==> flow/design.v <==
module RCServo(clk, rst, RxD_data, RCServo_pulse);
input clk;
input rst;
input [9:0] RxD_data;
output RCServo_pulse;
reg [9:0] RxD_data_reg;
always @(posedge clk) if(rst) RxD_data_reg <= 10'd0; else RxD_data_reg <= RxD_data;
parameter ClkDiv = 195;   
reg [7:0] ClkCount;
reg ClkTick;
always @(posedge clk) if(rst) ClkTick <= 1'b0; else ClkTick <= (ClkCount==ClkDiv-2);  
always @(posedge clk) if(rst) ClkCount <= 8'b0; else if(ClkTick) ClkCount <= 8'b0; else ClkCount <= ClkCount + 1'b1; 
reg [11:0] PulseCount;
always @(posedge clk) if(rst) PulseCount <= 12'b0; else if(ClkTick) PulseCount <= PulseCount + 1'b1;  
reg [9:0] RCServo_position;
always @(posedge clk) if(rst) RCServo_position <= 10'd0; else if(PulseCount==0) RCServo_position <= RxD_data_reg; 
reg RCServo_pulse;
always @(posedge clk) if(rst) RCServo_pulse <= 1'b0; else RCServo_pulse <= (PulseCount < {2'b00,RCServo_position}); 
endmodule
module multiplexerServo(select, normalSort, servoTest, muxOut);
input [0:0] select;		 
input [9:0] normalSort, servoTest;	 
output [9:0] muxOut;	 
reg [9:0] muxOut;	 
parameter normal = 1'b0, test = 1'b1;  
always@(select or normalSort or servoTest)
	begin
		case(select)
			normal:
				begin
				muxOut <= normalSort;	 
				end
			test:
				begin
				muxOut <= servoTest;	 
				end
		endcase
	end
endmodule
module multiplexerFour(select, muxOut, startOut, controllerInput, maintenanceInput, controllerStart, maintenanceStart);
input [0:0] select;	 
input controllerStart, maintenanceStart;	 
input [2:0] controllerInput, maintenanceInput;	 
output startOut;	 
output [2:0] muxOut;	 
reg startOut;
reg [2:0] muxOut;
parameter controller = 1'b0, maintenance = 1'b1; 
always@(select or controllerInput or maintenanceStart or controllerStart or maintenanceInput)
	begin
		case(select)
			controller:
				begin
				startOut <= controllerStart;	 
				muxOut <= controllerInput;	 
				end
			maintenance:
				begin
				startOut <= maintenanceStart;	 
				muxOut <= maintenanceInput;	 
				end
		endcase
	end
endmodule
module multiplexerOutput(select, normalOutput, maintenanceOutput, muxOut);
input [0:0] select;		 
input [2:0] normalOutput, maintenanceOutput;	 
output [2:0] muxOut;	 
reg [2:0] muxOut;	 
parameter normal = 1'b0, maintenance = 1'b1;  
always@(select or normalOutput or maintenanceOutput)
	begin
		case(select)
			normal:
				begin
				muxOut <= normalOutput;	 
				end
			maintenance:
				begin
				muxOut <= maintenanceOutput;	 
				end
		endcase
	end
endmodule
module multiplexerSeven(select, mbedInput, controllerOutput, maintenanceOutput);
input [0:0] select;	 
input [6:0] mbedInput;	 
output [6:0] controllerOutput, maintenanceOutput;	 
reg [6:0] controllerOutput, maintenanceOutput;	 
parameter controller = 1'b0, maintenance = 1'b1;  
always@(select or mbedInput)
	begin
		case(select)
			controller:
				begin
				controllerOutput <= mbedInput;	 
				maintenanceOutput <= 7'b0111111;	 
				end
			maintenance:
				begin
				maintenanceOutput <= mbedInput;	 
				controllerOutput <= 7'b1101110;	 
				end
		endcase
	end
endmodule
module multiplexerThree(select, controllerInput, maintenanceInput, controllerStart, maintenanceStart, startOut, muxOut);
input [0:0] select;
input [0:0] controllerStart, maintenanceStart;
input [1:0] controllerInput, maintenanceInput;
output [0:0] startOut;
output [1:0] muxOut;
reg [0:0] startOut;
reg [1:0] muxOut;
parameter controller = 1'b0, maintenance = 1'b1; 
always@(select or controllerStart or controllerInput or maintenanceStart or maintenanceInput)
	begin
		case(select)
			controller:
				begin
				startOut <= controllerStart;
				muxOut <= controllerInput;
				end
			maintenance:
				begin
				startOut <= maintenanceStart;
				muxOut <= maintenanceInput;
				end
		endcase
	end
endmodule
module controller(clk, rst, mbedInput, mbedOutput, sortStart, sortColour, dispenseStart, dispense, sortCompleteIn, dispenseCompleteIn);
input rst;
input clk;					 
input [6:0] mbedInput;		 
input sortCompleteIn, dispenseCompleteIn;
output [2:0] mbedOutput;	 
output [2:0] sortColour;	 
output [0:0] sortStart, dispenseStart;	 
output [1:0] dispense;		 
reg [6:0] mbedInput_reg;	 
reg [6:0] mbedInputCheck;
reg [0:0] sortStart;
reg [2:0] sortColour;
reg [0:0] dispenseStart;
reg [1:0] dispense;			
reg [2:0] mbedOutput;
reg sortCompleteOut, dispenseCompleteOut;
reg recieved;
reg [15:0] count;
always@(posedge clk)
	if(rst)
		begin
		mbedInput_reg <= 0;
		mbedInputCheck <= 0;
		sortStart <= 0;
		sortColour <= 0;
		dispenseStart <= 0;
		dispense <= 0;
		mbedOutput <= 0;
		sortCompleteOut <= 0;
		dispenseCompleteOut <= 0;
		recieved <= 0;
		count <= 0;
		end
	else
	begin
	if(sortCompleteIn == 1'b1)	 
		begin
		sortCompleteOut <= 1'b1;	 
		end
	if(dispenseCompleteIn == 1'b1)  
		begin
		dispenseCompleteOut <= 1'b1;  
		end
	if(mbedInputCheck != mbedInput)
		begin
		mbedInputCheck <= mbedInput;	 
		mbedInput_reg <= mbedInput;	 
		recieved <= 1'b1;	 
		sortCompleteOut <= 1'b0;	 
		dispenseCompleteOut <= 1'b0;	 
		end
	else
		begin
		if(count >= 50000)	 
			begin
			count <= 16'b0;
			recieved <= 1'b0;
			end
		else
			begin
			count <= count + 1'b1;
			end
		end
	sortStart <= mbedInput_reg[0:0];		 
	sortColour <= mbedInput_reg[3:1];	 
	dispenseStart <= mbedInput_reg[4:4];	 
	dispense <= mbedInput_reg[6:5];		 
	mbedOutput[0:0] <= recieved;		 
	mbedOutput[1:1] <= sortCompleteOut;	 
	mbedOutput[2:2] <= dispenseCompleteOut;	 
	end
endmodule
module dispense(clk, rst, start, dispense, dispenseServoRed, dispenseServoGreenBlue, complete, redLED, greenLED, blueLED);
input rst;
input clk, start;  
input [1:0] dispense;	 
output [9:0] dispenseServoRed, dispenseServoGreenBlue;	 
output complete;
output [0:0] redLED, greenLED, blueLED;
reg [3:0] state;  
reg [9:0] dispenseServoRed, dispenseServoGreenBlue;  
reg [14:0] pause;  
reg [1:0] dispense_reg, dispenseCheck;  
reg complete;
reg [0:0] redLED, greenLED, blueLED;
parameter control = 4'd0, red = 4'd1, redSecond = 4'd2, redThird = 4'd3, green = 4'd4, greenSecond = 4'd5, greenThird = 4'd6, blue = 4'd7, blueSecond = 4'd8, blueThird = 4'd9;
always@(posedge clk)
	if(rst)
		begin
		dispenseServoRed <= 10'd440;
		dispenseServoGreenBlue <= 10'd375;
		state <= 0;
		pause <= 0;
		dispense_reg <= 0;
		dispenseCheck <= 0;
		complete <= 0;
		redLED <= 0;
		greenLED <= 0;
		blueLED <= 0;
		end
	else
	begin
		if(dispense != dispenseCheck)	 
			begin
			dispenseCheck <= dispense;	 
			dispense_reg <= dispense;	 
			complete <= 1'b0;
			end
		if(start == 1'b1)	 
			begin
				case(state)
						control:		 
							begin
							if(dispense_reg == 2'b00)	 
								begin
								dispense_reg <= 2'b11;	 
								state <= red;			 
								end
							else if(dispense_reg == 2'b01)	 
								begin
								dispense_reg <= 2'b11;	 
								state <= green;			 
								end
							else if(dispense_reg == 2'b10)	 
								begin
								dispense_reg <= 2'b11;	 
								state <= blue;			 
								end
							else
								begin
								state <= control;		 
								end
							end
						red:			 
							begin
							redLED <= 1'b1;
							dispenseServoRed <= 10'd200;	 
							state <= redSecond;			 
							end
						redSecond:		 
							begin
							if(pause >= 30000)		 
								begin
								pause <= 15'b0;				 
								dispenseServoRed <= 10'd440;	 
								state <= redThird;
								end
							else
								begin
								pause <= pause + 1'b1;		 
								state <= redSecond;		 
								end
							end
						redThird:
							begin
							if(pause >= 20000)		 
								begin
								pause <= 15'b0;
								complete <= 1'b1;	 
								redLED <= 1'b0;
								state <= control;	 
								end
							else
								begin
								pause <= pause + 1'b1;
								state <= redThird;
								end
							end
						green:			 
							begin
							greenLED <= 1'b1;
							dispenseServoGreenBlue <= 10'd355;
							if(pause >= 15000)		 
								begin
								pause <= 15'b0;
								state <= greenSecond;				 
								end
							else
								begin
								pause <= pause + 1'b1;
								state <= green;
								end						
							end
						greenSecond:	 
							begin
							dispenseServoGreenBlue <= 10'd590;	 
							if(pause >= 20000)		 
								begin
								pause <= 15'b0;				 
								state <= greenThird;
								end
							else
								begin
								pause <= pause + 1'b1;		 
								state <= greenSecond;	 
								end
							end
						greenThird:
							begin
							dispenseServoGreenBlue <= 10'd375;	 
							if(pause >= 20000)		 
								begin
								pause <= 15'b0;
								complete <= 1'b1;	 
								greenLED <= 1'b0;
								state <= control;	 
								end
							else
								begin
								pause <= pause + 1'b1;
								state <= greenThird;
								end
							end
						blue:			 
							begin
							blueLED <= 1'b1;
							dispenseServoGreenBlue <= 10'd395;
							if(pause >= 15000)		 
								begin
								pause <= 15'b0;
								state <= blueSecond;			 
								end
							else
								begin
								pause <= pause + 1'b1;
								state <= blue;
								end
							end
						blueSecond:		 
							begin
							dispenseServoGreenBlue <= 10'd10;	 
							if(pause >= 20000)			 
								begin
								pause <= 15'b0;					 
								state <= blueThird;
								end
							else
								begin
								pause <= pause + 1'b1;		 
								state <= blueSecond;	 
								end
							end
						blueThird:
							begin
								dispenseServoGreenBlue <= 10'd375;	 
								if(pause >= 20000)		 
								begin
								pause <= 15'b0;
								complete <= 1'b1;	 
								blueLED <= 1'b0;
								state <= control;	 
								end
							else
								begin
								pause <= pause + 1'b1;
								state <= blueThird;
								end
							end
				endcase
			end
	end	
endmodule
module sort(clk, rst, start, colour, sortServoRedBlue, sortServoGreenOther, sortServoBinRecycle, liftUp, liftDown, complete, redLED, greenLED, blueLED);
input rst;
input clk, start;
input [2:0] colour;
output [9:0] sortServoRedBlue, sortServoGreenOther, sortServoBinRecycle;
output [0:0] liftUp, liftDown;
output complete;
output [0:0] redLED, greenLED, blueLED;
reg [9:0] sortServoRedBlue, sortServoGreenOther, sortServoBinRecycle;
reg [0:0] liftUp, liftDown;
reg [3:0] state;
reg [16:0] pause;
reg [2:0] colour_reg, colourCheck;
reg complete;
reg [0:0] redLED, greenLED, blueLED;
parameter colourSense = 4'd0, red = 4'd1, redSecond = 4'd2, green = 4'd3, greenSecond = 4'd4,
		  blue = 4'd5, blueSecond = 4'd6, bin = 4'd7, binSecond = 4'd8, binThird = 4'd9,
		  recycle = 4'd10, recycleSecond = 4'd11, recycleThird = 4'd12, lift = 4'd13, liftTwo = 4'd14, liftThree = 4'd15;
always@(posedge clk)
	if(rst)
		begin
		sortServoRedBlue <= 10'd355;
		sortServoGreenOther <= 10'd340;
		sortServoBinRecycle <= 10'd580;
		liftUp <= 1'b1;
		liftDown <= 1'b0;
		state <= 0;
		pause <= 0;
		colour_reg <= 0;
		colourCheck <= 0;
		complete <= 0;
		redLED <= 0;
		greenLED <= 0;
		blueLED <= 0;
		end
	else
	begin
		if(colour != colourCheck)
				begin
					colourCheck <= colour;
					colour_reg <= colour;
					complete <= 1'b0;
				end
		if(start == 1'b1)
			begin
				case(state)
					colourSense:					 
						begin
							if(colour_reg == 3'b000)	 
								begin
								colour_reg <= 3'b111;	 
								state <= red;
								end
							else if(colour_reg == 3'b001)  
								begin
								colour_reg <= 3'b111;	 
								state <= green;
								end
							else if(colour_reg == 3'b010)	 
								begin
								colour_reg <= 3'b111;	 
								state <= blue;
								end
							else if(colour_reg == 3'b011)	 
								begin
								colour_reg <= 3'b111;	 
								state <= bin;
								end
							else if(colour_reg == 3'b100)	 
								begin
								colour_reg <= 3'b111;	 
								state <= recycle;
								end
							else if(colour_reg == 3'b101)	 
								begin
								colour_reg <= 3'b111;	 
								state <= lift;
								end
							else
								begin
								state <= colourSense;
								end
						end
					red:							 
						begin
						redLED <= 1'b1;
						sortServoRedBlue <= 10'd570;   
							if(pause >= 20000)		 
								begin
								pause <= 17'b0;                  
								sortServoRedBlue <= 10'd355;     
								state <= redSecond;  
								end
							else
								begin
								pause <= pause + 1'b1;	 
								state <= red;	 
								end                    
						end
					redSecond:
						begin
						if(pause >= 5000)		 
							begin
							pause <= 17'b0;
							complete <= 1'b1;	 
							redLED <= 1'b0;
							state <= colourSense;  
							end
						else
							begin
							pause <= pause + 1'b1;
							state <= redSecond;
							end
						end
					green:							 
						begin
						greenLED <= 1'b1;
						sortServoGreenOther <= 10'd70; 	 
							if(pause >= 20000)		 
								begin
								pause <= 17'b0;
								sortServoGreenOther <= 10'd340;	 
								state <= greenSecond;			 
								end
							else						 
								begin
								pause <= pause + 1'b1;	 
								state <= green;			 
								end				 
						end
					greenSecond:
						begin
						if(pause >= 5000)		 
							begin
							pause <= 17'b0;
							complete <= 1'b1;	 
							greenLED <= 1'b0;
							state <= colourSense;  
							end
						else
							begin
							pause <= pause + 1'b1;	 
							state <= greenSecond;	 
							end	
						end
					blue:							 
						begin
						blueLED <= 1'b1;
						sortServoRedBlue <= 10'd185;   
							if(pause >= 20000)	 
								begin
								pause <= 17'b0;                  
								sortServoRedBlue <= 10'd355;     
								state <= blueSecond;
								end
							else
								begin
								pause <= pause + 1'b1;	 
								state <= blue;	 
								end					
						end
					blueSecond:
						begin
						if(pause >= 5000)	 
							begin
							pause <= 17'b0;
							complete <= 1'b1;	 
							blueLED <= 1'b0;
							state <= colourSense;		 
							end
						else
							begin
							pause <= pause + 1'b1;
							state <= blueSecond;
							end
						end
					bin:							 
						begin
						sortServoGreenOther <= 10'd560;	 
						sortServoBinRecycle <= 10'd350;	 
							if(pause >= 20000)	 
								begin
								pause <= 17'b0;																
								sortServoGreenOther <= 10'd340;	 
								state <= binSecond;	 
								end
							else
								begin
								pause <= pause + 1'b1;	 
								state <= bin;	 
								end			
						end
					binSecond:
						begin
						if(pause >= 20000)	 
								begin
								pause <= 17'b0;
								sortServoBinRecycle <= 10'd580;	 
								state <= binThird;
								end
							else
								begin
								pause <= pause + 1'b1;	 
								state <= binSecond;	 
								end
						end
					binThird:
						begin
						if(pause >= 5000)	 
							begin
							pause <= 17'b0;
							complete <= 1'b1;	 
							state <= colourSense;			 
							end
						else
							begin
							pause <= pause + 1'b1;
							state <= binThird;
							end
						end
					recycle:						 
						begin
						sortServoGreenOther <= 10'd560;	 
						sortServoBinRecycle <= 10'd580;	 
							if(pause >= 20000)	 
								begin
								pause <= 17'b0;								
								sortServoGreenOther <= 10'd340;	 
								state <= recycleSecond;		 
								end
							else
								begin
								pause <= pause + 1'b1;	 
								state <= recycle;	 
								end										
						end
					recycleSecond:
						begin
						if(pause >= 20000)	 
							begin
							pause <= 17'b0;
							sortServoBinRecycle <= 10'd350;	 
							state <= recycleThird;
							end
						else
							begin
							pause <= pause + 1'b1;	 
							state <= recycleSecond;	 
							end	
						end
					recycleThird:
						begin
						if(pause >= 5000)		 
							begin
							pause <= 17'b0;
							complete <= 1'b1;	 
							state <= colourSense;	 
							end
						else
							begin
							pause <= pause + 1'b1;
							state <= recycleThird;
							end
						end
					lift:				 
						begin
						liftUp <= 1'b0; 
						liftDown <= 1'b0; 
						if(pause >= 100000)	 
							begin
							pause <= 17'b0;
							state <= liftTwo;	 
							end
						else
							begin
							pause <= pause + 1'b1;
							state <= lift;
							end
						end
					liftTwo:
						begin
						liftUp <= 1'b1; 
						liftDown <= 1'b0; 
						if(pause >= 10000)		 
							begin
							pause <= 17'b0;
							state <= liftThree;
							end
						else
							begin
							pause <= pause + 1'b1;
							state <= liftTwo;
							end
						end
					liftThree:
						begin
						liftUp <= 1'b1;  
						liftDown <= 1'b1; 
						if(pause >= 100000)		 
							begin
							pause <= 17'b0;
							liftUp <= 1'b1; 
							liftDown <= 1'b0; 
							complete <= 1'b1;	 
							state <= colourSense;
							end
						else
							begin
							pause <= pause + 1'b1;
							state <= liftThree;
							end
						end
				endcase
		end
	end
endmodule
module maintenance(clk, rst, inputSignal, results, sortStart, dispenseStart, sortColour, dispense, sortComplete, dispenseComplete,
			selectRedBlue, selectGreenOther, selectBinRecycle, selectRed, selectGreenBlue, positionRedBlue, positionGreenOther, positionBinRecycle, positionRed, positionGreenBlue, state);
input rst;
input clk;
input [6:0] inputSignal;
input sortComplete, dispenseComplete;
output [2:0] results;
output [2:0] sortColour;	 
output sortStart, dispenseStart;	 
output [1:0] dispense;		 
output [9:0] positionRedBlue, positionGreenOther, positionBinRecycle, positionRed, positionGreenBlue;
output selectRedBlue, selectGreenOther, selectBinRecycle, selectRed, selectGreenBlue;
output [4:0] state;
reg [4:0] state;
reg [0:0] start;
reg [5:0] controlSignal;
reg [5:0] controlSignal_reg;
reg [5:0] controlSignalCheck;
reg [2:0] sortColour;
reg sortStart, dispenseStart;
reg [1:0] dispense;
reg [2:0] results;
reg [0:0] complete;
reg [0:0] received;
reg [14:0] pause;
reg [15:0] count;
reg [9:0] positionRedBlue, positionGreenOther, positionBinRecycle, positionRed, positionGreenBlue;
reg selectRedBlue, selectGreenOther, selectBinRecycle, selectRed, selectGreenBlue;
parameter control = 5'd0, binHopper = 5'd1, dispenseRed = 5'd2, dispenseGreen = 5'd3, dispenseBlue = 5'd4,
		  testRedBlueLeft = 5'd5, testRedBlueCentre = 5'd6, testRedBlueRight = 5'd7, testGreenOtherUp = 5'd8,
		  testGreenOtherCentre = 5'd9, testGreenOtherDown = 5'd10, testBinRecycleLeft = 5'd11,
		  testBinRecycleRight = 5'd12, testRedPush = 5'd13, testRedHome = 5'd14, testGreenBlueLeft = 5'd15,
		  testGreenBlueCentre = 5'd16, testGreenBlueRight = 5'd17, maintenanceEND = 5'd18;
always@(posedge clk)
	if(rst) results <= 3'b0; else
	begin
	results[0:0] <= received;
	results[1:1] <= complete;
	results[2:2] <= 1'b0;
	end
always@(posedge clk)
	if(rst)
		begin
		dispense <= 2'b11;
		sortColour <= 3'b111;
		state <= 0;
		pause <= 0;
		count <= 0;
		start <= 0;
		controlSignal <= 0;
		controlSignal_reg <= 0;
		controlSignalCheck <= 0;
		sortStart <= 0;
		dispenseStart <= 0;
		complete <= 0;
		received <= 0;
		positionRedBlue <= 0;
		positionGreenOther <= 0;
		positionBinRecycle <= 0;
		positionRed <= 0;
		positionGreenBlue <= 0;
		selectRedBlue <= 0;
		selectGreenOther <= 0;
		selectBinRecycle <= 0;
		selectRed <= 0;
		selectGreenBlue <= 0;
		end
	else
	begin
		controlSignal <= inputSignal[5:0];	 
		start <= inputSignal[6:6];			 
		if(controlSignal != controlSignalCheck)	 
			begin
			controlSignalCheck <= controlSignal;	 
			controlSignal_reg <= controlSignal;		 
			received <= 1'b1;	 
			complete <= 1'b0;	 
			end
		else if(count == 50000)	 
			begin
			count <= 16'b0;
			received <= 1'b0;
			end
		else
			begin
			count <= count + 1'b1;
			end
		if(start)	 
			begin
				case(state)
					control:
						begin
							if(controlSignal_reg == 6'b000001)	 
								begin
								controlSignal_reg <= 6'b111111;	 
								state <= binHopper;
								end
							else if(controlSignal_reg == 6'b000010)	 
								begin
								controlSignal_reg <= 6'b111111;	 
								state <= dispenseRed;
								end
							else if(controlSignal_reg == 6'b000011)	 
								begin
								controlSignal_reg <= 6'b111111;	 
								state <= dispenseGreen;
								end
							else if(controlSignal_reg == 6'b000100)	 
								begin
								controlSignal_reg <= 6'b111111;	 
								state <= dispenseBlue;
								end
							else if(controlSignal_reg == 6'b000101)	 
								begin
								controlSignal_reg <= 6'b111111;	 
								state <= testRedBlueLeft;
								end
							else if(controlSignal_reg == 6'b000110)	 
								begin
								controlSignal_reg <= 6'b111111;	 
								state <= testRedBlueCentre;
								end
							else if(controlSignal_reg == 6'b000111)	 
								begin
								controlSignal_reg <= 6'b111111;	 
								state <= testRedBlueRight;
								end
							else if(controlSignal_reg == 6'b001000)	 
								begin
								controlSignal_reg <= 6'b111111;	 
								state <= testGreenOtherUp;
								end
							else if(controlSignal_reg == 6'b001001)	 
								begin
								controlSignal_reg <= 6'b111111;	 
								state <= testGreenOtherCentre;
								end
							else if(controlSignal_reg == 6'b001010)	 
								begin
								controlSignal_reg <= 6'b111111;	 
								state <= testGreenOtherDown;
								end
							else if(controlSignal_reg == 6'b001011)	 
								begin
								controlSignal_reg <= 6'b111111;	 
								state <= testBinRecycleLeft;
								end
							else if(controlSignal_reg == 6'b001100)	 
								begin
								controlSignal_reg <= 6'b111111;	 
								state <= testBinRecycleRight;
								end
							else if(controlSignal_reg == 6'b001101)	 
								begin
								controlSignal_reg <= 6'b111111;	 
								state <= testRedPush;	
								end
							else if(controlSignal_reg == 6'b001110)	 
								begin
								controlSignal_reg <= 6'b111111;	 
								state <= testRedHome;
								end
							else if(controlSignal_reg == 6'b001111)	 
								begin
								controlSignal_reg <= 6'b111111;	 
								state <= testGreenBlueLeft;
								end
							else if(controlSignal_reg == 6'b010000)	 
								begin
								controlSignal_reg <= 6'b111111;	 
								state <= testGreenBlueCentre;
								end
							else if(controlSignal_reg == 6'b010001)	 
								begin
								controlSignal_reg <= 6'b111111;	 
								state <= testGreenBlueRight;
								end
							else if(controlSignal_reg == 6'b010010)	 
								begin
								controlSignal_reg <= 6'b111111;	 
								state <= maintenanceEND;
								end
							else		 
								begin
								state <= control;
								end
						end
					binHopper:			 
						begin
						sortStart <= 1'b1;	 
						sortColour <= 3'b011;	 
						if(sortComplete)	 
							begin
							sortColour <= 3'b111;	 
							sortStart <= 1'b0;		 
							complete <= 1'b1;		 
							state <= control;		
							end
						else				 
							begin
							state <= binHopper;
							end
						end
					dispenseRed:		 
						begin
						dispenseStart <= 1'b1;	 
						dispense <= 2'b00;		 
						if(dispenseComplete)	 
							begin
							dispense <= 2'b11;	 
							dispenseStart <= 1'b0;	 
							complete <= 1'b1;	 
							state <= control;	 
							end
						else
							begin
							state <= dispenseRed;	 
							end
						end
					dispenseGreen:		 
						begin
						dispenseStart <= 1'b1;	 
						dispense <= 2'b01;		 
						if(dispenseComplete)	 
							begin
							dispense <= 2'b11;	 
							dispenseStart <= 1'b0;	 
							complete <= 1'b1;	 
							state <= control;	 
							end
						else
							begin
							state <= dispenseGreen;	 
							end
						end
					dispenseBlue:		 
						begin
						dispenseStart <= 1'b1;	 
						dispense <= 2'b10;		 
						if(dispenseComplete)	 
							begin
							dispense <= 2'b11;	 
							dispenseStart <= 1'b0;	 
							complete <= 1'b1;	 
							state <= control;	 
							end
						else
							begin
							state <= dispenseBlue;  
							end
						end
					testRedBlueLeft:
						begin
						selectRedBlue <= 1'b1;
						positionRedBlue <= 10'd570;	 
						if(pause == 25000)	 
							begin
							pause <= 15'b0;	 
							complete <= 1'b1;
							state <= control;	 
							end
						else
							begin
							pause <= pause + 1'b1;
							state <= testRedBlueLeft;
							end
						end
					testRedBlueCentre:
						begin
						selectRedBlue <= 1'b1;
						positionRedBlue <= 10'd355;	 
						if(pause == 25000)	 
							begin
							pause <= 15'b0;	 
							complete <= 1'b1;
							state <= control;	 
							end
						else
							begin
							pause <= pause + 1'b1;	 
							state <= testRedBlueCentre;	 
							end
						end
					testRedBlueRight:
						begin
						selectRedBlue <= 1'b1;
						positionRedBlue <= 10'd185;	 
						if(pause == 25000)	 
							begin
							pause <= 15'b0;	 
							complete <= 1'b1;
							state <= control;	 
							end
						else
							begin
							pause <= pause + 1'b1;	 
							state <= testRedBlueRight;	 
							end
						end
					testGreenOtherUp:
						begin
						selectGreenOther <= 1'b1;
						positionGreenOther <= 10'd560;	 
						if(pause == 25000)	 
							begin
							pause <= 15'b0;	 
							complete <= 1'b1;
							state <= control;	 
							end
						else
							begin
							pause <= pause + 1'b1;	 
							state <= testGreenOtherUp;	 
							end
						end
					testGreenOtherCentre:
						begin
						selectGreenOther <= 1'b1;
						positionGreenOther <= 10'd340;	 
						if(pause == 25000)	 
							begin
							pause <= 15'b0;	 
							complete <= 1'b1;
							state <= control;	 
							end
						else
							begin
							pause <= pause + 1'b1;	 
							state <= testGreenOtherCentre;	 
							end
						end
					testGreenOtherDown:
						begin
						selectGreenOther <= 1'b1;
						positionGreenOther <= 10'd70;	 
						if(pause == 25000)	 
							begin
							pause <= 15'b0;	 
							complete <= 1'b1;
							state <= control;	 
							end
						else
							begin
							pause <= pause + 1'b1;	 
							state <= testGreenOtherDown;	 
							end
						end
					testBinRecycleLeft:
						begin
						selectBinRecycle <= 1'b1;
						positionBinRecycle <= 10'd350;	 
						if(pause == 25000)	 
							begin
							pause <= 15'b0;	 
							complete <= 1'b1;
							state <= control;	 
							end
						else
							begin
							pause <= pause + 1'b1;	 
							state <= testBinRecycleLeft;	 
							end
						end
					testBinRecycleRight:
						begin
						selectBinRecycle <= 1'b1;
						positionBinRecycle <= 10'd580;	 
						if(pause == 25000)	 
							begin
							pause <= 15'b0;	 
							complete <= 1'b1;
							state <= control;	 
							end
						else
							begin
							pause <= pause + 1'b1;	 
							state <= testBinRecycleRight;	 
							end
						end
					testRedPush:
						begin
						selectRed <= 1'b1;
						positionRed <= 10'd200;	 
						if(pause == 25000)	 
							begin
							pause <= 15'b0;	 
							complete <= 1'b1;
							state <= control;	 
							end
						else
							begin
							pause <= pause + 1'b1;	 
							state <= testRedPush;	 
							end
						end
					testRedHome:
						begin
						selectRed <= 1'b1;
						positionRed <= 10'd440;	 
						if(pause == 25000)	 
							begin
							pause <= 15'b0;	 
							complete <= 1'b1;
							state <= control;	 
							end
						else
							begin
							pause <= pause + 1'b1;	 
							state <= testRedHome;	 
							end
						end
					testGreenBlueLeft:
						begin
						selectGreenBlue <= 1'b1;
						positionGreenBlue <= 10'd550;	 
						if(pause == 25000)	 
							begin
							pause <= 15'b0;	 
							complete <= 1'b1;
							state <= control;	 
							end
						else
							begin
							pause <= pause + 1'b1;	 
							state <= testGreenBlueLeft;	 
							end
						end
					testGreenBlueCentre:
						begin
						selectGreenBlue <= 1'b1;
						positionGreenBlue <= 10'd355;	 
						if(pause == 25000)	 
							begin
							pause <= 15'b0;	 
							complete <= 1'b1;
							state <= control;	 
							end
						else
							begin
							pause <= pause + 1'b1;	 
							state <= testGreenBlueCentre;	 
							end
						end
					testGreenBlueRight:
						begin
						selectGreenBlue <= 1'b1;
						positionGreenBlue <= 10'd10;	 
						if(pause == 25000)	 
							begin
							pause <= 15'b0;	 
							complete <= 1'b1;
							state <= control;	 
							end
						else
							begin
							pause <= pause + 1'b1;	 
							state <= testGreenBlueRight;	 
							end
						end
					maintenanceEND:
						begin
						selectRedBlue <= 1'b1;
						selectGreenOther <= 1'b1;
						selectBinRecycle <= 1'b1;
						selectRed <= 1'b1;
						selectGreenBlue <= 1'b1;
						positionRedBlue <= 10'd355;
						positionGreenOther <= 10'd355;
						positionBinRecycle <= 10'd580;
						positionRed <= 10'd440;
						positionGreenBlue <= 10'd355;
						if(pause == 25000)	 
							begin
							pause <= 15'b0;
							selectRedBlue <= 1'b0;
							selectGreenOther <= 1'b0;
							selectBinRecycle <= 1'b0;
							selectRed <= 1'b0;
							selectGreenBlue <= 1'b0;
							complete <= 1'b1;
							state <= control;
							end
						else
							begin
							pause <= pause + 1'b1;
							state <= maintenanceEND;
							end
						end
				endcase
			end
	end
endmodule
module System(
	clk,
	rst,
	mbed,
	select,
	GreenBlueServoOut,
	RedServoOut,
	BinRecycleServoOut,
	RedBlueServoOut,
	GreenOtherServoOut,
	dispenseBlueLED,
	dispenseComplete,
	dispenseGreenLED,
	dispenseRedLED,
	mainState,
	mbedOutput,
	results,
	sortBlueLED,
	sortComplete,
	sortGreenLED,
	sortRedLED
);
input	clk;
input	rst;
input	[6:0] mbed;
input	[0:0] select;
output	GreenBlueServoOut;
output	RedServoOut;
output	BinRecycleServoOut;
output	RedBlueServoOut;
output	GreenOtherServoOut;
output	[0:0] dispenseBlueLED;
output	[0:0] dispenseComplete;
output	[0:0] dispenseGreenLED;
output	[0:0] dispenseRedLED;
output	[4:0] mainState;
output	[2:0] mbedOutput;
output	[2:0] results;
output	[0:0] sortBlueLED;
output	[0:0] sortComplete;
output	[0:0] sortGreenLED;
output	[0:0] sortRedLED;
wire	[1:0] conDispenseColour;
wire	[0:0] conDispenseStart;
wire	[2:0] conSortColour;
wire	[0:0] conSortStart;
wire	[2:0] controllerOutput;
wire	[0:0] dispenseComplete_ALTERA_SYNTHESIZED;
wire	[9:0] mainBinRecycle;
wire	[1:0] mainDispenseColour;
wire	[0:0] maindispenseStart;
wire	[9:0] mainGreenBlue;
wire	[9:0] mainGreenOther;
wire	[9:0] mainRed;
wire	[9:0] mainRedBlue;
wire	[2:0] mainSortColour;
wire	[0:0] mainSortStart;
wire	[2:0] maintenanceOutput;
wire	[9:0] normalBinRecycle;
wire	[9:0] normalGreenBlue;
wire	[9:0] normalGreenOther;
wire	[9:0] normalRed;
wire	[9:0] normalRedBlue;
wire	[0:0] selectBinRecycle;
wire	[0:0] selectGreenBlue;
wire	[0:0] selectGreenOther;
wire	[0:0] selectRed;
wire	[0:0] selectRedBlue;
wire	[0:0] sortComplete_ALTERA_SYNTHESIZED;
wire	[0:0] startSort;
wire	[9:0] SYNTHESIZED_WIRE_0;
wire	[9:0] SYNTHESIZED_WIRE_1;
wire	[9:0] SYNTHESIZED_WIRE_2;
wire	[2:0] SYNTHESIZED_WIRE_3;
wire	[6:0] SYNTHESIZED_WIRE_4;
wire	[6:0] SYNTHESIZED_WIRE_5;
wire	[0:0] SYNTHESIZED_WIRE_6;
wire	[1:0] SYNTHESIZED_WIRE_7;
wire	[9:0] SYNTHESIZED_WIRE_8;
wire	[9:0] SYNTHESIZED_WIRE_9;
RCServo	b2v_BinRecycleServo(.clk(clk),.rst(rst),
.RxD_data(SYNTHESIZED_WIRE_0),.RCServo_pulse(BinRecycleServoOut));
defparam	b2v_BinRecycleServo.ClkDiv = 4;
multiplexerServo	b2v_BinRecycleServoMux(.normalSort(normalBinRecycle),
.select(selectBinRecycle),.servoTest(mainBinRecycle),.muxOut(SYNTHESIZED_WIRE_0));
defparam	b2v_BinRecycleServoMux.normal = 'b0;
defparam	b2v_BinRecycleServoMux.test = 'b1;
RCServo	b2v_GreenBlueServo(.clk(clk),.rst(rst),
.RxD_data(SYNTHESIZED_WIRE_1),.RCServo_pulse(GreenBlueServoOut));
defparam	b2v_GreenBlueServo.ClkDiv = 4;
multiplexerServo	b2v_GreenBlueServoMux(.normalSort(normalGreenBlue),
.select(selectGreenBlue),.servoTest(mainGreenBlue),.muxOut(SYNTHESIZED_WIRE_1));
defparam	b2v_GreenBlueServoMux.normal = 'b0;
defparam	b2v_GreenBlueServoMux.test = 'b1;
RCServo	b2v_GreenOtherServo(.clk(clk),.rst(rst),
.RxD_data(SYNTHESIZED_WIRE_2),.RCServo_pulse(GreenOtherServoOut));
defparam	b2v_GreenOtherServo.ClkDiv = 4;
multiplexerServo	b2v_GreenOtherServoMux(.normalSort(normalGreenOther),
.select(selectGreenOther),.servoTest(mainGreenOther),.muxOut(SYNTHESIZED_WIRE_2));
defparam	b2v_GreenOtherServoMux.normal = 'b0;
defparam	b2v_GreenOtherServoMux.test = 'b1;
sort	b2v_inst(.clk(clk),.rst(rst),
.start(startSort),.colour(SYNTHESIZED_WIRE_3),.complete(sortComplete_ALTERA_SYNTHESIZED),.blueLED(sortBlueLED),.greenLED(sortGreenLED),.redLED(sortRedLED),.sortServoBinRecycle(normalBinRecycle),.sortServoGreenOther(normalGreenOther),.sortServoRedBlue(normalRedBlue));
defparam	b2v_inst.bin = 'b0111;
defparam	b2v_inst.binSecond = 'b1000;
defparam	b2v_inst.binThird = 'b1001;
defparam	b2v_inst.blue = 'b0101;
defparam	b2v_inst.blueSecond = 'b0110;
defparam	b2v_inst.colourSense = 'b0000;
defparam	b2v_inst.green = 'b0011;
defparam	b2v_inst.greenSecond = 'b0100;
defparam	b2v_inst.recycle = 'b1010;
defparam	b2v_inst.recycleSecond = 'b1011;
defparam	b2v_inst.recycleThird = 'b1100;
defparam	b2v_inst.red = 'b0001;
defparam	b2v_inst.redSecond = 'b0010;
multiplexerFour	b2v_inst11(.controllerStart(conSortStart),
.maintenanceStart(mainSortStart),.controllerInput(conSortColour),.maintenanceInput(mainSortColour),.select(select),.startOut(startSort),.muxOut(SYNTHESIZED_WIRE_3));
defparam	b2v_inst11.controller = 'b0;
defparam	b2v_inst11.maintenance = 'b1;
multiplexerOutput	b2v_inst12(.maintenanceOutput(maintenanceOutput),
.normalOutput(controllerOutput),.select(select),.muxOut(mbedOutput));
defparam	b2v_inst12.maintenance = 'b1;
defparam	b2v_inst12.normal = 'b0;
multiplexerThree	b2v_inst17(.controllerInput(conDispenseColour),
.controllerStart(conDispenseStart),.maintenanceInput(mainDispenseColour),.maintenanceStart(maindispenseStart),.select(select),.muxOut(SYNTHESIZED_WIRE_7),.startOut(SYNTHESIZED_WIRE_6));
defparam	b2v_inst17.controller = 'b0;
defparam	b2v_inst17.maintenance = 'b1;
maintenance	b2v_inst2(.clk(clk),.rst(rst),
.sortComplete(sortComplete_ALTERA_SYNTHESIZED),.dispenseComplete(dispenseComplete_ALTERA_SYNTHESIZED),.inputSignal(SYNTHESIZED_WIRE_4),.sortStart(mainSortStart),.dispenseStart(maindispenseStart),.selectRedBlue(selectRedBlue),.selectGreenOther(selectGreenOther),.selectBinRecycle(selectBinRecycle),.selectRed(selectRed),.selectGreenBlue(selectGreenBlue),.dispense(mainDispenseColour),.positionBinRecycle(mainBinRecycle),.positionGreenBlue(mainGreenBlue),.positionGreenOther(mainGreenOther),.positionRed(mainRed),.positionRedBlue(mainRedBlue),.results(maintenanceOutput),.sortColour(mainSortColour),.state(mainState));
defparam	b2v_inst2.binHopper = 'b00001;
defparam	b2v_inst2.control = 'b00000;
defparam	b2v_inst2.dispenseBlue = 'b00100;
defparam	b2v_inst2.dispenseGreen = 'b00011;
defparam	b2v_inst2.dispenseRed = 'b00010;
defparam	b2v_inst2.maintenanceEND = 'b10010;
defparam	b2v_inst2.testBinRecycleLeft = 'b01011;
defparam	b2v_inst2.testBinRecycleRight = 'b01100;
defparam	b2v_inst2.testGreenBlueCentre = 'b10000;
defparam	b2v_inst2.testGreenBlueLeft = 'b01111;
defparam	b2v_inst2.testGreenBlueRight = 'b10001;
defparam	b2v_inst2.testGreenOtherCentre = 'b01001;
defparam	b2v_inst2.testGreenOtherDown = 'b01010;
defparam	b2v_inst2.testGreenOtherUp = 'b01000;
defparam	b2v_inst2.testRedBlueCentre = 'b00110;
defparam	b2v_inst2.testRedBlueLeft = 'b00101;
defparam	b2v_inst2.testRedBlueRight = 'b00111;
defparam	b2v_inst2.testRedHome = 'b01110;
defparam	b2v_inst2.testRedPush = 'b01101;
controller	b2v_inst3(.clk(clk),.rst(rst),
.sortCompleteIn(sortComplete_ALTERA_SYNTHESIZED),.dispenseCompleteIn(dispenseComplete_ALTERA_SYNTHESIZED),.mbedInput(SYNTHESIZED_WIRE_5),.dispense(conDispenseColour),.dispenseStart(conDispenseStart),.mbedOutput(controllerOutput),.sortColour(conSortColour),.sortStart(conSortStart));
multiplexerSeven	b2v_inst4(.mbedInput(mbed),
.select(select),.controllerOutput(SYNTHESIZED_WIRE_5),.maintenanceOutput(SYNTHESIZED_WIRE_4));
defparam	b2v_inst4.controller = 'b0;
defparam	b2v_inst4.maintenance = 'b1;
dispense	b2v_inst6(.clk(clk),.rst(rst),
.start(SYNTHESIZED_WIRE_6),.dispense(SYNTHESIZED_WIRE_7),.complete(dispenseComplete_ALTERA_SYNTHESIZED),.blueLED(dispenseBlueLED),.dispenseServoGreenBlue(normalGreenBlue),.dispenseServoRed(normalRed),.greenLED(dispenseGreenLED),.redLED(dispenseRedLED));
defparam	b2v_inst6.blue = 'b0111;
defparam	b2v_inst6.blueSecond = 'b1000;
defparam	b2v_inst6.blueThird = 'b1001;
defparam	b2v_inst6.control = 'b0000;
defparam	b2v_inst6.green = 'b0100;
defparam	b2v_inst6.greenSecond = 'b0101;
defparam	b2v_inst6.greenThird = 'b0110;
defparam	b2v_inst6.red = 'b0001;
defparam	b2v_inst6.redSecond = 'b0010;
defparam	b2v_inst6.redThird = 'b0011;
RCServo	b2v_RedBlueServo(.clk(clk),.rst(rst),
.RxD_data(SYNTHESIZED_WIRE_8),.RCServo_pulse(RedBlueServoOut));
defparam	b2v_RedBlueServo.ClkDiv = 4;
multiplexerServo	b2v_RedBlueServoMux(.normalSort(normalRedBlue),
.select(selectRedBlue),.servoTest(mainRedBlue),.muxOut(SYNTHESIZED_WIRE_8));
defparam	b2v_RedBlueServoMux.normal = 'b0;
defparam	b2v_RedBlueServoMux.test = 'b1;
RCServo	b2v_RedServo(.clk(clk),.rst(rst),
.RxD_data(SYNTHESIZED_WIRE_9),.RCServo_pulse(RedServoOut));
defparam	b2v_RedServo.ClkDiv = 4;
multiplexerServo	b2v_RedServoMux(.normalSort(normalRed),
.select(selectRed),.servoTest(mainRed),.muxOut(SYNTHESIZED_WIRE_9));
defparam	b2v_RedServoMux.normal = 'b0;
defparam	b2v_RedServoMux.test = 'b1;
assign	dispenseComplete = dispenseComplete_ALTERA_SYNTHESIZED;
assign	results = maintenanceOutput;
assign	sortComplete = sortComplete_ALTERA_SYNTHESIZED;
endmodule
From RTL to reports: System
Tool output for the design above, in the order of the flow.
Lines are those of the file above, counted from 1.
Library cell names are shortened.
A cell with n/a has no value.

set-up
  top module = System
  clock input = clk
  library = sky130hd
  corner = tt_025C_1v80

Word-level counts
Yosys after proc, flatten, opt, wreduce and memory -nomap, before mapping. Memory bits, and registers merged into a memory's read port (data or address), are not among the register bits. Print and check cells are not counted.

storage and ports
  bits in registers = 475
  elaborated cells = 491
  latch bits = 0
  word width x clocked read ports = 0
  RAM bits = 0
  memory bits (read-only) = 0
  memories = 0

cells by class
  multipliers = 0
  $add $sub $neg = 15
  shift operators = 0
  bitwise gates (word level) = 6
  mux-type cells = 190
  reductions and logical operators = 92
  equal/unequal tests = 87
  div/mod/pow operators = 0
  order comparisons = 13

operator list
  operator                                        number
  parallel mux 10 bit (select 2 bit)              10
  2-to-1 mux 6 bit                                21
  2-to-1 mux 5 bit                                21
  parallel mux 5 bit (select 19 bit)              1
  2-to-1 mux 4 bit                                22
  parallel mux 10 bit (select 4 bit)              2
  2-to-1 mux 15 bit                               5
  parallel mux 17 bit (select 4 bit)              1
  2-to-1 mux 17 bit                               4
  parallel mux 4 bit (select 16 bit)              1
  adder 12 x 1 -> 12 bit (second input constant)  5
  < comparator 12 x 10 -> 1 bit                   5
  logical NOT 12 bit                              5
  parallel mux 10 bit (select 3 bit)              2
  2-to-1 mux 3 bit                                20
  parallel mux 10 bit (select 5 bit)              1
  2-to-1 mux 10 bit                               5
  == test 6 x 4 -> 1 bit (second input constant)  8
  parallel mux 15 bit (select 3 bit)              1
  AND reduction 2 bit                             20
  == test 4 bit (second input constant)           10
  == test 5 x 4 -> 1 bit (second input constant)  8
  adder 8 x 1 -> 8 bit (second input constant)    5
  == test 8 x 2 -> 1 bit (second input constant)  5
  parallel mux 4 bit (select 10 bit)              1
  nonzero test 2 bit                              17
  adder 16 x 1 -> 16 bit (second input constant)  2
  OR reduction 2 bit                              16

Not listed: further kinds 61, cells in them 179.

Depth
Longest topological path by Yosys (ltp), each cell counted once; first at word level (registers and memories cut), then after technology mapping (sequential cells cut; the memories' decode and read muxes count).

logic depth
  depth after elaboration = 22
  ABC_AREA = 0
  depth in mapped cells = 9
  depth with buffers taken out = 8

After synthesis
The flow's flattened synthesis, as Yosys stat reports it; memories are mapped. The netlist is that of the ABC_AREA named above (0 if unset); the other value can give another one.
Totals and module areas in this step are rounded.

mapped netlist
  flip-flops = 400
  buffers = 81
  cell count = 2009
  mapped area = 17550 µm²

cells by type
  cell      number  area in all (µm²)
  dfxtp_1   400     8007.68
  nor2_1    334     1.25E+03
  xor2_1    99      867.082
  ha_1      69      863.328
  mux2i_1   68      680.653
  a21oi_1   132     660.634
  nand2_1   144     540.518
  nand3_1   87      435.418
  xnor2_1   48      420.403
  inv_1     96      360.346
  and3_1    53      331.568
  o21ai_0   62      310.298
  clkbuf_1  63      236.477
  nor3_1    40      200.192
  nand4_1   29      181.424
  nor4_1    26      162.656
  nor2b_1   24      150.144
  o21a_1    13      97.594

Other cell types: 56; their cells: 222.
The figures by module come from a second, unflattened synthesis with its own total; it is not the netlist above.

unflattened totals
  cells (unflattened synthesis) = 2391
  area total of the unflattened synthesis = 21780 µm²

Rows give one instance, submodules left out.

modules
  module               seq. area (µm²)  cells  instances  area (µm²)
  RCServo #(ClkDiv=4)  840.8            204    5          1941
  maintenance          1902             555    1          4746
  sort                 1161             322    1          2758
  dispense             860.8            245    1          2024
  controller           720.7            169    1          1526
  multiplexerServo     0.0              11     5          161.4
  multiplexerSeven     0.0              15     1          103.8
  multiplexerFour      0.0              4      1          45.0
  multiplexerThree     0.0              3      1          33.8
  multiplexerOutput    0.0              3      1          33.8
  System               0.0              0      1          0.0

Path before layout
OpenSTA on the mapped netlist: ideal clock, no wires. The path of least setup slack (recovery checks aside). Input and output delay are each 20% of the period. Register names are those of the netlist, which keeps one name where synthesis merged equal registers.

timing after synthesis
  path kind = input port to output port
  start point = in select[0]
  end point = out mbedOutput[0]
  delay of the path = 917 ps
  arrival time = 2917 ps
  driving pins on the path = 4
  external input delay = 2000 ps
  clock period = 10000 ps
  launch time at the first pin = 2000 ps
  path slack = 5083 ps
  required time = 8000 ps
  buffers on the path = 3
  synthesis period reached = 4917 ps

"delay of the path" is the arrival time less input delay plus setup time.
A path that ends at an output port has no setup time.
"driving pins on the path" counts driving pins, that of a launching flip-flop among them; a cell with two outputs on the path counts twice.
"synthesis period reached" = period - worst setup slack (recovery checks aside). The figure is calculated, with input and output delays left at 20% of the set period.
The rows between start and end are the longest chain of elaborated cells between them; the timing report does not say that the signal goes this way. Where chains are equally long, one stands for them.
Each line given opens the expression or statement behind the cell; cells for indexed reads and writes are added by Yosys, which also makes memories of some case tables.

on the way, after synthesis
  path through = buf_6 -> buf_4 -> clkbuf_1 -> mux2_2
  length of the longest elaborated chain = 2
  elaborated cells between the ends (all ways) = 2
  those cells by class = 1 x mux; 1 x logic

RTL lines, path after synthesis
  element                            RTL line  RTL
  start, declared                    1228      input [0:0] select;
  inverter 1 bit                     73        case(select)
  parallel mux 3 bit (select 2 bit)  73
  end, declared                      1239      output [2:0] mbedOutput;

Worst path after layout
Path of least setup slack in the final report of run 1 (OpenROAD, finished layout, wires in). Where an end is a register, its clock arrival counts in the times.
The path's times are printed in steps of 10 ps; the period is the one set.

timing post-layout
  path kind = input port to output port
  start point = in select[0]
  end point = out mbedOutput[0]
  buffers on the path = 3
  launch time at the first pin = 1390 ps
  arrival time = 3070 ps
  external input delay = 1390 ps
  driving pins on the path = 4
  path slack = 2500 ps
  clock period = 6970 ps
  required time = 5580 ps

The rows between start and end are the longest chain of elaborated cells between them; the timing report does not say that the signal goes this way. Where chains are equally long, one stands for them.

on the way, post-layout
  path through = clkdlybuf4s50_1 -> buf_4 -> mux2_2 -> clkdlybuf4s50_1
  length of the longest elaborated chain = 2
  elaborated cells between the ends (all ways) = 2
  those cells by class = 1 x mux; 1 x logic

RTL lines, path post-layout
  element                            RTL line  RTL
  start, declared                    1228      input [0:0] select;
  inverter 1 bit                     73        case(select)
  parallel mux 3 bit (select 2 bit)  73
  end, declared                      1239      output [2:0] mbedOutput;

Add stored flow runs of System

Module System, platform sky130hd: 2 stored runs of the flow (Yosys, OpenROAD) with differing settings, in no particular order. Input and output delays are each 20% of the period that was set; the output load is 0.01 pF.
By "achieved clock period" is meant the clock period of the run minus its worst setup slack. This is arithmetic on one report: input and output delays are still those of the set period (20% each).
"power": no workload was simulated; the value follows from the tool's default switching activity.
The measured numbers are rounded.

Run 1
==> flow/run.sh <==
#!/bin/bash
# the make line also repeats the synthesis and layout settings of config.mk as NAME=value (left out here)
make -C /OpenROAD-flow-scripts/flow DESIGN_CONFIG=/design/flow/config.mk WORK_HOME=/design/flow/orfs CLKGATE_MAP_FILE= finish
==> flow/config.mk <==
export PLATFORM = sky130hd
export DESIGN_NAME = System
export DESIGN_NICKNAME = System
export VERILOG_FILES = /design/flow/design.v
export SDC_FILE = /design/flow/constraint.sdc
export NUM_CORES = 4
export LEC_CHECK = 0
export CAP_MARGIN = 20
export CORE_MARGIN = 2
export CORE_UTILIZATION = 40
export SLEW_MARGIN = 20
==> flow/constraint.sdc <==
create_clock -name core_clock -period 6.97 [get_ports {clk}]
set_input_delay 1.3940 -clock core_clock [delete_from_list [all_inputs] [get_ports {clk}]]
set_output_delay 1.3940 -clock core_clock [all_outputs]
set_load 0.01 [all_outputs]

==> results of run 1 <==
chip area after synthesis (Yosys): 17550 µm²
die area: 45580 µm²
standard-cell area of the final layout: 19870 µm²
worst setup slack after layout: 2502 ps
total negative slack: 0 ps
worst hold slack: 434 ps
power: 0.00501 W
achieved clock period: 4468 ps

Run 2
==> flow/run.sh <==
#!/bin/bash
# the make line also repeats the synthesis and layout settings of config.mk as NAME=value (left out here)
make -C /OpenROAD-flow-scripts/flow DESIGN_CONFIG=/design/flow/config.mk WORK_HOME=/design/flow/orfs CLKGATE_MAP_FILE= finish
==> flow/config.mk <==
export PLATFORM = sky130hd
export DESIGN_NAME = System
export DESIGN_NICKNAME = System
export VERILOG_FILES = /design/flow/design.v
export SDC_FILE = /design/flow/constraint.sdc
export NUM_CORES = 4
export LEC_CHECK = 0
export CAP_MARGIN = 20
export CELL_PAD_IN_SITES_GLOBAL_PLACEMENT = 2
export CORE_MARGIN = 2
export CORE_UTILIZATION = 44
export CTS_CLUSTER_DIAMETER = 41
export CTS_CLUSTER_SIZE = 59
export GPL_TIMING_DRIVEN = 1
export HOLD_SLACK_MARGIN = -0.07
export SETUP_SLACK_MARGIN = 0.84
export SLEW_MARGIN = 10
export TNS_END_PERCENT = 20
==> flow/constraint.sdc <==
create_clock -name core_clock -period 5.91 [get_ports {clk}]
set_input_delay 1.1820 -clock core_clock [delete_from_list [all_inputs] [get_ports {clk}]]
set_output_delay 1.1820 -clock core_clock [all_outputs]
set_load 0.01 [all_outputs]

==> results of run 2 <==
chip area after synthesis (Yosys): 17550 µm²
die area: 41510 µm²
standard-cell area of the final layout: 20700 µm²
worst setup slack after layout: 2025 ps
total negative slack: 0 ps
worst hold slack: 436 ps
power: 0.0072 W
achieved clock period: 3885 ps
